==> flow/design.v <==
module count_fifo #(   
    parameter DATA_WIDTH = 8,
    parameter FIFO_DEPTH = 4
) (
    input logic clk,
    input logic rst,
    input logic wr_en,
    input logic rd_en,
    input logic [DATA_WIDTH-1:0] wdata,
    output logic [DATA_WIDTH-1:0] rdata,
    output logic full,
    output logic empty
);
  localparam ADDR_WIDTH = $clog2(FIFO_DEPTH);
  logic [DATA_WIDTH-1:0] fifo_mem[FIFO_DEPTH];
  logic [ADDR_WIDTH-1:0] write_ptr, read_ptr;
  logic [ADDR_WIDTH:0] fifo_count;
  always_ff @(posedge clk) begin
    if (rst) begin
      write_ptr  <= 0;
      read_ptr   <= 0;
      fifo_count <= 0;
    end else begin
      case ({
        wr_en, rd_en
      })
        2'b10:   fifo_count <= fifo_count + 1;
        2'b01:   fifo_count <= fifo_count - 1;
        default: fifo_count <= fifo_count;
      endcase
      if (wr_en && !full) begin
        fifo_mem[write_ptr] <= wdata;
        write_ptr <= write_ptr + 1;
      end
      if (rd_en && !empty) begin
        rdata <= fifo_mem[read_ptr];
        read_ptr <= read_ptr + 1;
      end
    end
  end
  assign full  = (fifo_count == FIFO_DEPTH);
  assign empty = (fifo_count == 0);
endmodule
module le_fifo #(
    parameter DATA_WIDTH = 8,
    parameter FIFO_DEPTH = 4
) (
    input logic clk,
    input logic rst,
    input logic wr_en,
    input logic rd_en,
    input logic [DATA_WIDTH-1:0] wdata,
    output logic [DATA_WIDTH-1:0] rdata,
    output logic full,
    output logic empty
);
  localparam ADDR_WIDTH = $clog2(FIFO_DEPTH);
  logic [DATA_WIDTH-1:0] fifo_mem[FIFO_DEPTH];
  logic [ADDR_WIDTH-1:0] write_ptr, read_ptr;
  always_ff @(posedge clk) begin
    if (rst) begin
      write_ptr <= 0;
      read_ptr  <= 0;
    end else begin
      if (wr_en && !full) begin
        fifo_mem[write_ptr] <= wdata;
        write_ptr <= write_ptr + 1;
      end
      if (rd_en && !empty) begin
        rdata <= fifo_mem[read_ptr];
        read_ptr <= read_ptr + 1;
      end
    end
  end
  assign full  = ((write_ptr + 1'b1) == read_ptr);
  assign empty = (write_ptr == read_ptr);
endmodule
module wbit_fifo #(
    parameter DATA_WIDTH = 8,
    parameter FIFO_DEPTH = 4
) (
    input logic clk,
    input logic rst,
    input logic wr_en,
    input logic rd_en,
    input logic [DATA_WIDTH-1:0] wdata,
    output logic [DATA_WIDTH-1:0] rdata,
    output logic full,
    output logic empty
);
  localparam ADDR_WIDTH = $clog2(FIFO_DEPTH);
  logic [DATA_WIDTH-1:0] fifo_mem[FIFO_DEPTH];
  logic [ADDR_WIDTH:0] write_ptr, read_ptr;
  logic wrap_around;
  always_ff @(posedge clk) begin
    if (rst) begin
      write_ptr <= 0;
      read_ptr  <= 0;
    end else begin
      if (wr_en && !full) begin
        fifo_mem[write_ptr[ADDR_WIDTH-1:0]] <= wdata;
        write_ptr <= write_ptr + 1;
      end
      if (rd_en && !empty) begin
        rdata <= fifo_mem[read_ptr[ADDR_WIDTH-1:0]];
        read_ptr <= read_ptr + 1;
      end
    end
  end
  assign wrap_around = (write_ptr[ADDR_WIDTH] ^ read_ptr[ADDR_WIDTH]);
  assign full = wrap_around & (write_ptr[ADDR_WIDTH-1:0] == read_ptr[ADDR_WIDTH-1:0]);
  assign empty = (write_ptr == read_ptr);
endmodule
module uart_tx #(
    parameter DATA_WIDTH = 8,
    parameter FIFO_DEPTH = 16
) (
    input logic clk_i,
    input logic rst_ni,
    input logic [15:0] baud_div_i,
    input logic tx_we_i,      
    input logic tx_en_i,      
    input logic [DATA_WIDTH-1:0] din_i,  
    output logic empty_o,   
    output logic full_o,    
    output logic tx_bit_o   
);
  localparam COUNTER_WIDTH = $clog2(DATA_WIDTH);
  logic                     rd_en;   
  logic [   DATA_WIDTH-1:0] data;   
  logic [   DATA_WIDTH-1:0] data_q;   
  logic [COUNTER_WIDTH-1:0] bit_counter;   
  logic [             15:0] baud_counter;   
  typedef enum logic [1:0] {
    IDLE,            
    SENDING_START,   
    SENDING_DATA,    
    SENDING_STOP     
  } state_t;
  state_t state, next_state;
  wbit_fifo #(
      .DATA_WIDTH(DATA_WIDTH),
      .FIFO_DEPTH(FIFO_DEPTH)
  ) tx_buffer (
      .clk  (clk_i),
      .rst  (!rst_ni),
      .wr_en(tx_we_i),
      .rd_en(rd_en),
      .wdata(din_i),
      .rdata(data),
      .full (full_o),
      .empty(empty_o)
  );
  always_comb begin
    next_state = state;
    rd_en = 1'b0;   
    unique case (state)
      IDLE: begin
        if (tx_en_i && !empty_o) begin
          rd_en = 1'b1;
          next_state = SENDING_START;
        end
      end
      SENDING_START: begin
        if (baud_counter == baud_div_i - 1) begin
          next_state = SENDING_DATA;
        end
      end
      SENDING_DATA: begin
        if (baud_counter == baud_div_i - 1 && bit_counter == DATA_WIDTH - 1) begin
          next_state = SENDING_STOP;
        end
      end
      SENDING_STOP: begin
        if (baud_counter == baud_div_i - 1) begin
          if (tx_en_i && !empty_o) begin
            rd_en = 1'b1;
            next_state = SENDING_START;
          end else begin
            next_state = IDLE;
          end
        end
      end
    endcase
    case (state)
      IDLE:          tx_bit_o = 1'b1;
      SENDING_START: tx_bit_o = 1'b0;
      SENDING_DATA:  tx_bit_o = data_q[bit_counter];
      SENDING_STOP:  tx_bit_o = 1'b1;
      default:       tx_bit_o = 1'b1;
    endcase
  end
  always_ff @(posedge clk_i or negedge rst_ni) begin
    if (!rst_ni) begin
      state <= IDLE;
      baud_counter <= 0;
      bit_counter <= 0;
      data_q <= '1;
    end else begin
      state <= next_state;
      if (state == IDLE) begin
        baud_counter <= 0;
      end else if (baud_counter == baud_div_i - 1) begin
        baud_counter <= 0;
      end else begin
        baud_counter <= baud_counter + 1;
      end
      if (baud_counter == baud_div_i - 1) begin
        case (state)
          IDLE: begin
            bit_counter <= 0;
          end
          SENDING_START: begin
            bit_counter <= 0;
            data_q <= data;
          end
          SENDING_DATA: begin
            if (bit_counter < DATA_WIDTH - 1) begin
              bit_counter <= bit_counter + 1;
            end
          end
          SENDING_STOP: begin
            bit_counter <= 0;
          end
          default: ;
        endcase
      end
    end
  end
endmodule
module uart_rx #(
    parameter DATA_WIDTH = 8,
    parameter FIFO_DEPTH = 16
) (
    input logic        clk_i,        
    input logic        rst_ni,       
    input logic [15:0] baud_div_i,   
    input logic        rx_re_i,      
    input logic        rx_en_i,      
    input logic        rx_bit_i,     
    output logic [DATA_WIDTH-1:0] dout_o,   
    output logic                  full_o,   
    output logic                  empty_o   
);
  localparam COUNTER_WIDTH = $clog2(DATA_WIDTH + 1);
  logic [   DATA_WIDTH-1:0] rx_data_reg;   
  logic [COUNTER_WIDTH-1:0] bit_counter;   
  logic [             15:0] baud_counter;   
  typedef enum logic [1:0] {
    IDLE,   
    START_BIT,   
    DATA_BITS,   
    STOP_BIT   
  } state_t;
  state_t state, next_state;
  logic mid_tick;
  logic end_tick;
  logic rx_we;
  assign mid_tick = (baud_counter == (baud_div_i >> 1));
  assign end_tick = (baud_counter == baud_div_i);
  wbit_fifo #(
      .DATA_WIDTH(DATA_WIDTH),
      .FIFO_DEPTH(FIFO_DEPTH)
  ) rx_buffer (
      .clk  (clk_i),
      .rst  (!rst_ni),
      .wr_en(rx_we),
      .rd_en(rx_re_i),
      .wdata(rx_data_reg),
      .rdata(dout_o),
      .full (full_o),
      .empty(empty_o)
  );
  assign rx_we = (state == STOP_BIT) && end_tick;
  always_comb begin
    next_state = state;
    unique case (state)
      IDLE: begin
        if (rx_en_i && !rx_bit_i && !full_o) begin
          next_state = START_BIT;
        end
      end
      START_BIT: begin
        if (mid_tick) begin
          if (!rx_bit_i) begin
            next_state = DATA_BITS;
          end else begin
            next_state = IDLE;
          end
        end
      end
      DATA_BITS: begin
        if (mid_tick && bit_counter == DATA_WIDTH - 1) begin
          next_state = STOP_BIT;
        end
      end
      STOP_BIT: begin
        if (mid_tick) begin
          if (rx_bit_i == 1'b1) begin
            next_state = IDLE;
          end
        end
      end
    endcase
  end
  always_ff @(posedge clk_i or negedge rst_ni) begin
    if (!rst_ni) begin
      state    <= IDLE;
      baud_counter <= '0;
      bit_counter <= '0;
      rx_data_reg <= '0;
    end else begin
      state <= next_state;
      if (state == IDLE || end_tick) begin
        baud_counter <= '0;
      end else begin
        baud_counter <= baud_counter + 1'b1;
      end
      if (mid_tick) begin
        if (state == DATA_BITS) begin
          rx_data_reg[bit_counter] <= rx_bit_i;
          if (bit_counter < DATA_WIDTH - 1) begin
            bit_counter <= bit_counter + 1'b1;
          end
        end else if (state == START_BIT) begin
          bit_counter <= '0;
        end
      end
    end
  end
endmodule
module uart #(
    parameter DATA_WIDTH = 8,
    parameter FIFO_DEPTH = 16
) (
    input  logic        clk_i,        
    input  logic        rst_ni,       
    input  logic        stb_i,        
    input  logic [ 1:0] adr_i,        
    input  logic [ 3:0] byte_sel_i,   
    input  logic        we_i,         
    input  logic [31:0] dat_i,        
    output logic [31:0] dat_o,        
    input  logic        uart_rx_i,    
    output logic        uart_tx_o     
);
  logic                                                                                                               [          15:0] baud_div_reg;   
  logic                                                                                                                                tx_en_reg;   
  logic                                                                                                                                rx_en_reg;   
  logic                                                                                                                                tx_full_o;   
  logic                                                                                                                                tx_empty_o;   
  logic                                                                                                                                rx_full_o;   
  logic                                                                                                                                rx_empty_o;   
  logic                                                                                                                                rx_frame_error;   
  logic                                                                                                                                tx_we_o;   
  logic                                                                                                                                rx_re_o;   
  logic                                                                                                               [DATA_WIDTH-1:0] dout_o;   
  logic                                                                                                               [          31:0] rdata;
  logic                                                                                                                                rd_state;
  assign rx_frame_error = 1'b0;
  enum logic [1:0] {UART_BAUD_ADDR = 2'b00, UART_CTRL_ADDR = 2'b01, UART_STATUS_ADDR = 2'b10, UART_DATA_ADDR = 2'b11}                  uart_reg_e;
  uart_tx #(
      .DATA_WIDTH(DATA_WIDTH),
      .FIFO_DEPTH(FIFO_DEPTH)
  ) uart_tx_inst (
      .clk_i     (clk_i),
      .rst_ni    (rst_ni),
      .baud_div_i(baud_div_reg),
      .tx_we_i   (tx_we_o),
      .tx_en_i   (tx_en_reg),
      .din_i     (dat_i[DATA_WIDTH-1:0]),
      .full_o    (tx_full_o),
      .empty_o   (tx_empty_o),
      .tx_bit_o  (uart_tx_o)
  );
  uart_rx #(
      .DATA_WIDTH(DATA_WIDTH),
      .FIFO_DEPTH(FIFO_DEPTH)
  ) uart_rx_inst (
      .clk_i     (clk_i),
      .rst_ni    (rst_ni),
      .baud_div_i(baud_div_reg),
      .rx_re_i   (rx_re_o),
      .rx_en_i   (rx_en_reg),
      .dout_o    (dout_o),
      .full_o    (rx_full_o),
      .empty_o   (rx_empty_o),
      .rx_bit_i  (uart_rx_i)
  );
  always_ff @(posedge clk_i) begin
    if (!rst_ni) begin
      baud_div_reg <= 16'd0;
      tx_en_reg    <= 1'b0;
      rx_en_reg    <= 1'b0;
    end else if (stb_i && we_i) begin
      unique case (adr_i)
        UART_BAUD_ADDR: begin
          if (byte_sel_i[0] || byte_sel_i[1]) baud_div_reg <= dat_i[15:0];
        end
        UART_CTRL_ADDR: begin
          if (byte_sel_i[0]) begin
            tx_en_reg <= dat_i[0];
            rx_en_reg <= dat_i[1];
          end
        end
        default: ;   
      endcase
    end
  end
  always_comb begin
    tx_we_o = 1'b0;
    rx_re_o = 1'b0;
    if (stb_i) begin
      unique case (adr_i)
        UART_DATA_ADDR: begin
          if (we_i) begin
            tx_we_o = ~tx_full_o;
          end else begin
            rx_re_o = ~rx_empty_o;
          end
        end
        default: ;
      endcase
    end
  end
  always_ff @(posedge clk_i) begin
    if (!rst_ni) begin
      rdata <= '0;
      rd_state <= '0;
    end else begin
      rdata <= rdata;
      rd_state <= stb_i && adr_i == UART_DATA_ADDR && !we_i && !rx_empty_o;
      if (stb_i) begin
        unique case (adr_i)
          UART_BAUD_ADDR:   rdata <= {16'b0, baud_div_reg};
          UART_CTRL_ADDR:   rdata <= {29'b0, rx_en_reg, tx_en_reg};
          UART_STATUS_ADDR: rdata <= {27'b0, rx_frame_error, rx_empty_o, rx_full_o, tx_empty_o, tx_full_o};
          default:          rdata <= '0;
        endcase
      end
    end
  end
  assign dat_o = rd_state ? {{(32 - DATA_WIDTH) {1'b0}}, dout_o} : rdata;
endmodule
# --- Step by step through the tools: uart ---
# Tool output for the design above, in the order of the flow.
# Line numbers count from 1 in the design file above.
# Operators carry their Yosys type and port widths (W data, S select, Z words).
# Library cell names are shortened.
design:
  top_module: "uart"
  clock: "clk_i"
  lib: "sky130hd"
  corner: "tt_025C_1v80"

# --- Word level ---
# Counts by Yosys on the flattened word-level netlist (proc, flatten, opt, wreduce; memories kept). Register bits leave out memories and registers merged into their read ports (data or address). Print and check cells are left out.
# Yosys's memory passes give these memory sizes; they may raise the number of words (mostly to a power of two), join words into wider ones and drop unused or constant bits.
word_totals:
  register_bits: 130
  ram_bits: 256
  clocked_rd_ports_x_width: 16
  mem_count: 2
  inputBits: 43
  output_inout_bits: 33
  word_cells: 157
mem_list:
  columns: ["memory", "words", "word_bits", "read_ports", "wr", "line", "text"]
  rows:
  - ["uart_rx_inst.rx_buffer.fifo_mem", 16, 8, 1, 1, 92, "logic [DATA_WIDTH-1:0] fifo_mem[FIFO_DEPTH];"]
  - ["uart_tx_inst.tx_buffer.fifo_mem", 16, 8, 1, 1, 92, null]
classes:
  add_sub_neg: 10
  n_cmp: 2
  eq_ne: 29
  n_shift: 3
  muxes: 45
  logic: 9
  reduce_and_logical: 40
ops:
  columns: ["op", "count"]
  rows:
  - ["$pmux W16 S3", 1]
  - ["$mux W16", 3]
  - ["$add A16 B1 Y16 const B", 2]
  - ["$eq A16 B32 Y1", 1]
  - ["$mux W32", 1]
  - ["$mux W8", 4]
  - ["$mux W4", 7]
  - ["$add A5 B1 Y5 const B", 4]
  - ["$mux W2", 10]
  - ["$ne A2 B1 Y1 const B", 9]
  - ["$sub A16 B1 Y17 const B", 1]
  - ["$eq A16 B15 Y1", 1]
  - ["$eq A16 B16 Y1", 1]
  - ["$pmux W2 S4", 2]
  - ["$logic_and A1 B1 Y1", 14]
  - ["$mux W1", 13]
  - ["$eq A2 B2 Y1 const B", 6]
  - ["$reduce_and A3 Y1", 4]
  - ["$eq A5 B5 Y1", 2]
  - ["$shift A1 B5 Y8", 1]
  - ["$shift A1 B5 Y8 const A", 1]
  - ["$reduce_and A2 Y1", 4]
  - ["$eq A4 B4 Y1", 2]
  - ["$shiftx A8 B3 Y1", 1]
  - ["$and A8 B8 Y8", 1]
  - ["$or A8 B8 Y8", 1]
  - ["$not A8 Y8", 1]
  - ["$logic_not A1 Y1", 6]
# Other operator kinds: 22; their cells: 34.

# --- Longest topological paths ---
# Yosys ltp: most cells in a row. Word level: on the elaborated netlist, between registers, memories and ports. Mapped: between sequential cells and ports; inverters and the memories' decode and read muxes count.
depth:
  word_depth: 9
  ABC_AREA: 1
  ltp_mapped: 17
  depth_no_buf: 17

# --- After synthesis ---
# Yosys stat after the flow's synthesis: flattened, memories mapped to cells. It holds for the ABC_AREA given above (unset counts as 0); a run with the other value may have another netlist.
mapped:
  mapped_cells: 1700
  synth_area_mm2: 0.017687
  seqArea_mm2: 0.0108579
  ffs: 390
  buf_cells: 94
types:
  columns: ["cell_type", "count", "type_area_um2"]
  rows:
  - ["edfxtp_1", 272, 8.17E+03]
  - ["dfrtp_1", 53, 1.33E+03]
  - ["dfxtp_1", 55, 1.1E+03]
  - ["nor2_1", 269, 1.01E+03]
  - ["nand2_1", 229, 859.574]
  - ["o21ai_0", 151, 755.725]
  - ["inv_1", 122, 457.939]
  - ["nand3_1", 71, 355.341]
  - ["a21oi_1", 64, 320.307]
  - ["dfstp_2", 10, 262.752]
  - ["xor2_1", 30, 262.752]
  - ["ha_1", 20, 250.24]
  - ["o221ai_1", 25, 218.96]
  - ["xnor2_1", 25, 218.96]
  - ["clkbuf_1", 54, 202.694]
  - ["o32ai_1", 21, 183.926]
  - ["buf_4", 21, 157.651]
  - ["o22ai_1", 23, 143.888]
# Not listed: further types 38, cells in them 185.

# --- Path before layout ---
# Source: OpenSTA report_checks on the synthesized netlist (no wires, ideal clock, input and output delay 20% of the period each), path of least setup slack; recovery checks are left aside. Register names are those of the netlist, which keeps one name where synthesis merged equal registers.
synth_path:
  path_type: "input port to flip-flop"
  from: "input adr_i[0]"
  to: "memory uart_tx_inst.tx_buffer.fifo_mem[7][0]"
  tclk_ns: 10.0
  input_delay_ns: 2.000
  setup_time_ns: 0.383
  launch_ns: 2.000
  arrival_ns: 3.058
  required_ns: 9.617
  path_slack_ns: 6.558
  delay_ns: 1.441
  path_stages: 6
  path_buffers: 0
  period_less_setup_slack_ns: 3.442
# "delay_ns" is the arrival time less input delay plus setup time.
# "path_stages" counts driving pins, that of a launching flip-flop among them; a cell with two outputs on the path counts twice.
# "period_less_setup_slack_ns" is the clock period less the worst setup slack; recovery checks do not enter. This is arithmetic on one report: input and output delays are still those of the set period (20% each).
# The rows between start and end are the longest chain of elaborated cells between them; the timing report does not say that the signal goes this way. Where chains are equally long, one stands for them.
# A line is the first line of the expression or statement that the cell stems from. Yosys adds cells for indexed reads and writes and turns some case tables into memories.
# Only ways into the end's enable, where the timed path ends, are counted here.
synth_between:
  path_cell_list: "nand2_1 > nor2_1 > nand2_1 > inv_1 > nand2_1 > nor3_1"
  elab_chain_cells: 6
  cone_cells: 8
  classes_between: "eq/ne: 1; mux: 6; reduce/logical: 1"
synth_lines:
  columns: ["item", "line", "text"]
  rows:
  - ["start: declaration", 339, "input  logic [ 1:0] adr_i,"]
  - ["$eq A2 B2 Y1", 414, "unique case (adr_i)"]
  - ["$mux W1", 414, null]
  - ["$mux W1", 413, "if (stb_i) begin"]
  - ["$logic_and A1 B1 Y1", 100, "if (wr_en && !full) begin"]
  - ["$mux W4", 100, null]
  - ["$mux W4", 96, "if (rst) begin"]
  - ["end: declaration", 92, "logic [DATA_WIDTH-1:0] fifo_mem[FIFO_DEPTH];"]

# --- Worst path after layout ---
# Path of least setup slack in the final report of entry A (OpenROAD, finished layout, wires in). Where an end is a register, its clock arrival counts in the times.
layout_path:
  path_type: "flip-flop to output port"
  from: "register rd_state"
  to: "output dat_o[2]"
  tclk_ns: 3.2
  out_delay_ns: 0.64
  launch_ns: 0.58
  arrival_ns: 1.98
  required_ns: 2.56
  path_slack_ns: 0.58
  path_stages: 3
  path_buffers: 1
# The rows between start and end are the longest chain of elaborated cells between them; the timing report does not say that the signal goes this way. Where chains are equally long, one stands for them.
layout_between:
  path_cell_list: "dfxtp_2 > mux2_2 > clkdlybuf4s50_1"
  elab_chain_cells: 1
  cone_cells: 1
  cone_lines: 1
  classes_between: "mux: 1"
layout_lines:
  columns: ["item", "line", "text"]
  rows:
  - ["start: declaration", 359, "logic ..."]
  - ["start: assignment", 429, "rd_state <= '0;"]
  - ["start: assignment", 432, "rd_state <= stb_i && adr_i == UART_DATA_ADDR && !we_i && !rx_empty_o;"]
  - ["$mux W32", 443, "assign dat_o = rd_state ? {{(32 - DATA_WIDTH) {1'b0}}, dout_o} : rdata;"]
  - ["end: declaration", 343, "output logic [31:0] dat_o,"]

# Flow runs of uart

Design uart on sky130hd. What follows are 3 stored runs of the flow, each under its own settings; their order means nothing. The constraints put input and output delay at 20% of the set period each and load the outputs with 0.01 pF.
"timing.achieved_period_ns" means the clock period less the worst setup slack. The figure is calculated, with input and output delays left at 20% of the set period.
"worst_path_ns" means the part of the period allowed to the worst setup path (the constraints hold back 20% at inputs and 20% at outputs) less its slack; where the path has registers, the arrival times of their clocks count too.
"design_power_uw" rests on the timing tool's default activity at the inputs, not on a simulated workload.

--- entry A ---
==> flow/run.sh <==
#!/bin/bash
# the make line also repeats the synthesis and layout settings of config.mk as NAME=value (left out here)
make -C /OpenROAD-flow-scripts/flow DESIGN_CONFIG=/design/flow/config.mk WORK_HOME=/design/flow/orfs CLKGATE_MAP_FILE= finish
==> flow/config.mk <==
export PLATFORM = sky130hd
export DESIGN_NAME = uart
export DESIGN_NICKNAME = uart
export VERILOG_FILES = /design/flow/design.v
export SDC_FILE = /design/flow/constraint.sdc
export NUM_CORES = 4
export LEC_CHECK = 0
export ABC_AREA = 1
export CAP_MARGIN = 20
export CELL_PAD_IN_SITES_GLOBAL_PLACEMENT = 0
export CORE_MARGIN = 2
export CORE_UTILIZATION = 40
export PLACE_DENSITY_LB_ADDON = 0.11
export SETUP_SLACK_MARGIN = 0.46
export SLEW_MARGIN = 15
export TNS_END_PERCENT = 25
==> flow/constraint.sdc <==
create_clock -name core_clock -period 3.2 [get_ports {clk_i}]
set_input_delay 0.6400 -clock core_clock [delete_from_list [all_inputs] [get_ports {clk_i}]]
set_output_delay 0.6400 -clock core_clock [all_outputs]
set_load 0.01 [all_outputs]

==> results, as YAML <==
results:
  timing.achieved_period_ns: 2.618
  total_negative_slack_ns: 0.000
  design_die_area_mm2: 0.0459159
  design_power_uw: 12461
  ws_setup_ns: 0.582
  worst_path_ns: 1.98
  critical_path_kind: "flip-flop to output port"
  ys_area_mm2: 0.017687
  final_cell_area_mm2: 0.020372
  fin_util_pct: 46.4

--- entry B ---
==> flow/run.sh <==
#!/bin/bash
# the make line also repeats the synthesis and layout settings of config.mk as NAME=value (left out here)
make -C /OpenROAD-flow-scripts/flow DESIGN_CONFIG=/design/flow/config.mk WORK_HOME=/design/flow/orfs CLKGATE_MAP_FILE= finish
==> flow/config.mk <==
export PLATFORM = sky130hd
export DESIGN_NAME = uart
export DESIGN_NICKNAME = uart
export VERILOG_FILES = /design/flow/design.v
export SDC_FILE = /design/flow/constraint.sdc
export NUM_CORES = 4
export LEC_CHECK = 0
export CAP_MARGIN = 30
export CELL_PAD_IN_SITES_DETAIL_PLACEMENT = 0
export CELL_PAD_IN_SITES_GLOBAL_PLACEMENT = 0
export CORE_MARGIN = 8
export CORE_UTILIZATION = 42
export CTS_CLUSTER_DIAMETER = 292
export GPL_ROUTABILITY_DRIVEN = 1
export MAX_ROUTING_LAYER = met5
export MIN_ROUTING_LAYER = met1
export PLACE_DENSITY_LB_ADDON = 0.18
export SETUP_SLACK_MARGIN = -0.67
export SLEW_MARGIN = 20
==> flow/constraint.sdc <==
create_clock -name core_clock -period 6.85 [get_ports {clk_i}]
set_input_delay 1.3700 -clock core_clock [delete_from_list [all_inputs] [get_ports {clk_i}]]
set_output_delay 1.3700 -clock core_clock [all_outputs]
set_load 0.01 [all_outputs]

==> results, as YAML <==
results:
  timing.achieved_period_ns: 4.274
  total_negative_slack_ns: 0.000
  design_die_area_mm2: 0.0477029
  design_power_uw: 5592
  ws_setup_ns: 2.576
  worst_path_ns: 4.27
  critical_path_kind: "flip-flop to flip-flop"
  ys_area_mm2: 0.0172078
  final_cell_area_mm2: 0.0194487
  fin_util_pct: 47.8

--- entry C ---
==> flow/run.sh <==
#!/bin/bash
# the make line also repeats the synthesis and layout settings of config.mk as NAME=value (left out here)
make -C /OpenROAD-flow-scripts/flow DESIGN_CONFIG=/design/flow/config.mk WORK_HOME=/design/flow/orfs CLKGATE_MAP_FILE= finish
==> flow/config.mk <==
export PLATFORM = sky130hd
export DESIGN_NAME = uart
export DESIGN_NICKNAME = uart
export VERILOG_FILES = /design/flow/design.v
export SDC_FILE = /design/flow/constraint.sdc
export NUM_CORES = 4
export LEC_CHECK = 0
export CAP_MARGIN = 20
export CORE_MARGIN = 2
export CORE_UTILIZATION = 42
export PLACE_DENSITY = 0.6
export SLEW_MARGIN = 20
==> flow/constraint.sdc <==
create_clock -name core_clock -period 4.63 [get_ports {clk_i}]
set_input_delay 0.9260 -clock core_clock [delete_from_list [all_inputs] [get_ports {clk_i}]]
set_output_delay 0.9260 -clock core_clock [all_outputs]
set_load 0.01 [all_outputs]

==> results, as YAML <==
results:
  timing.achieved_period_ns: 4.296
  total_negative_slack_ns: 0.000
  design_die_area_mm2: 0.0426051
  design_power_uw: 7939
  ws_setup_ns: 0.334
  worst_path_ns: 4.30
  critical_path_kind: "flip-flop to flip-flop"
  ys_area_mm2: 0.0172078
  final_cell_area_mm2: 0.0193848
  fin_util_pct: 47.7
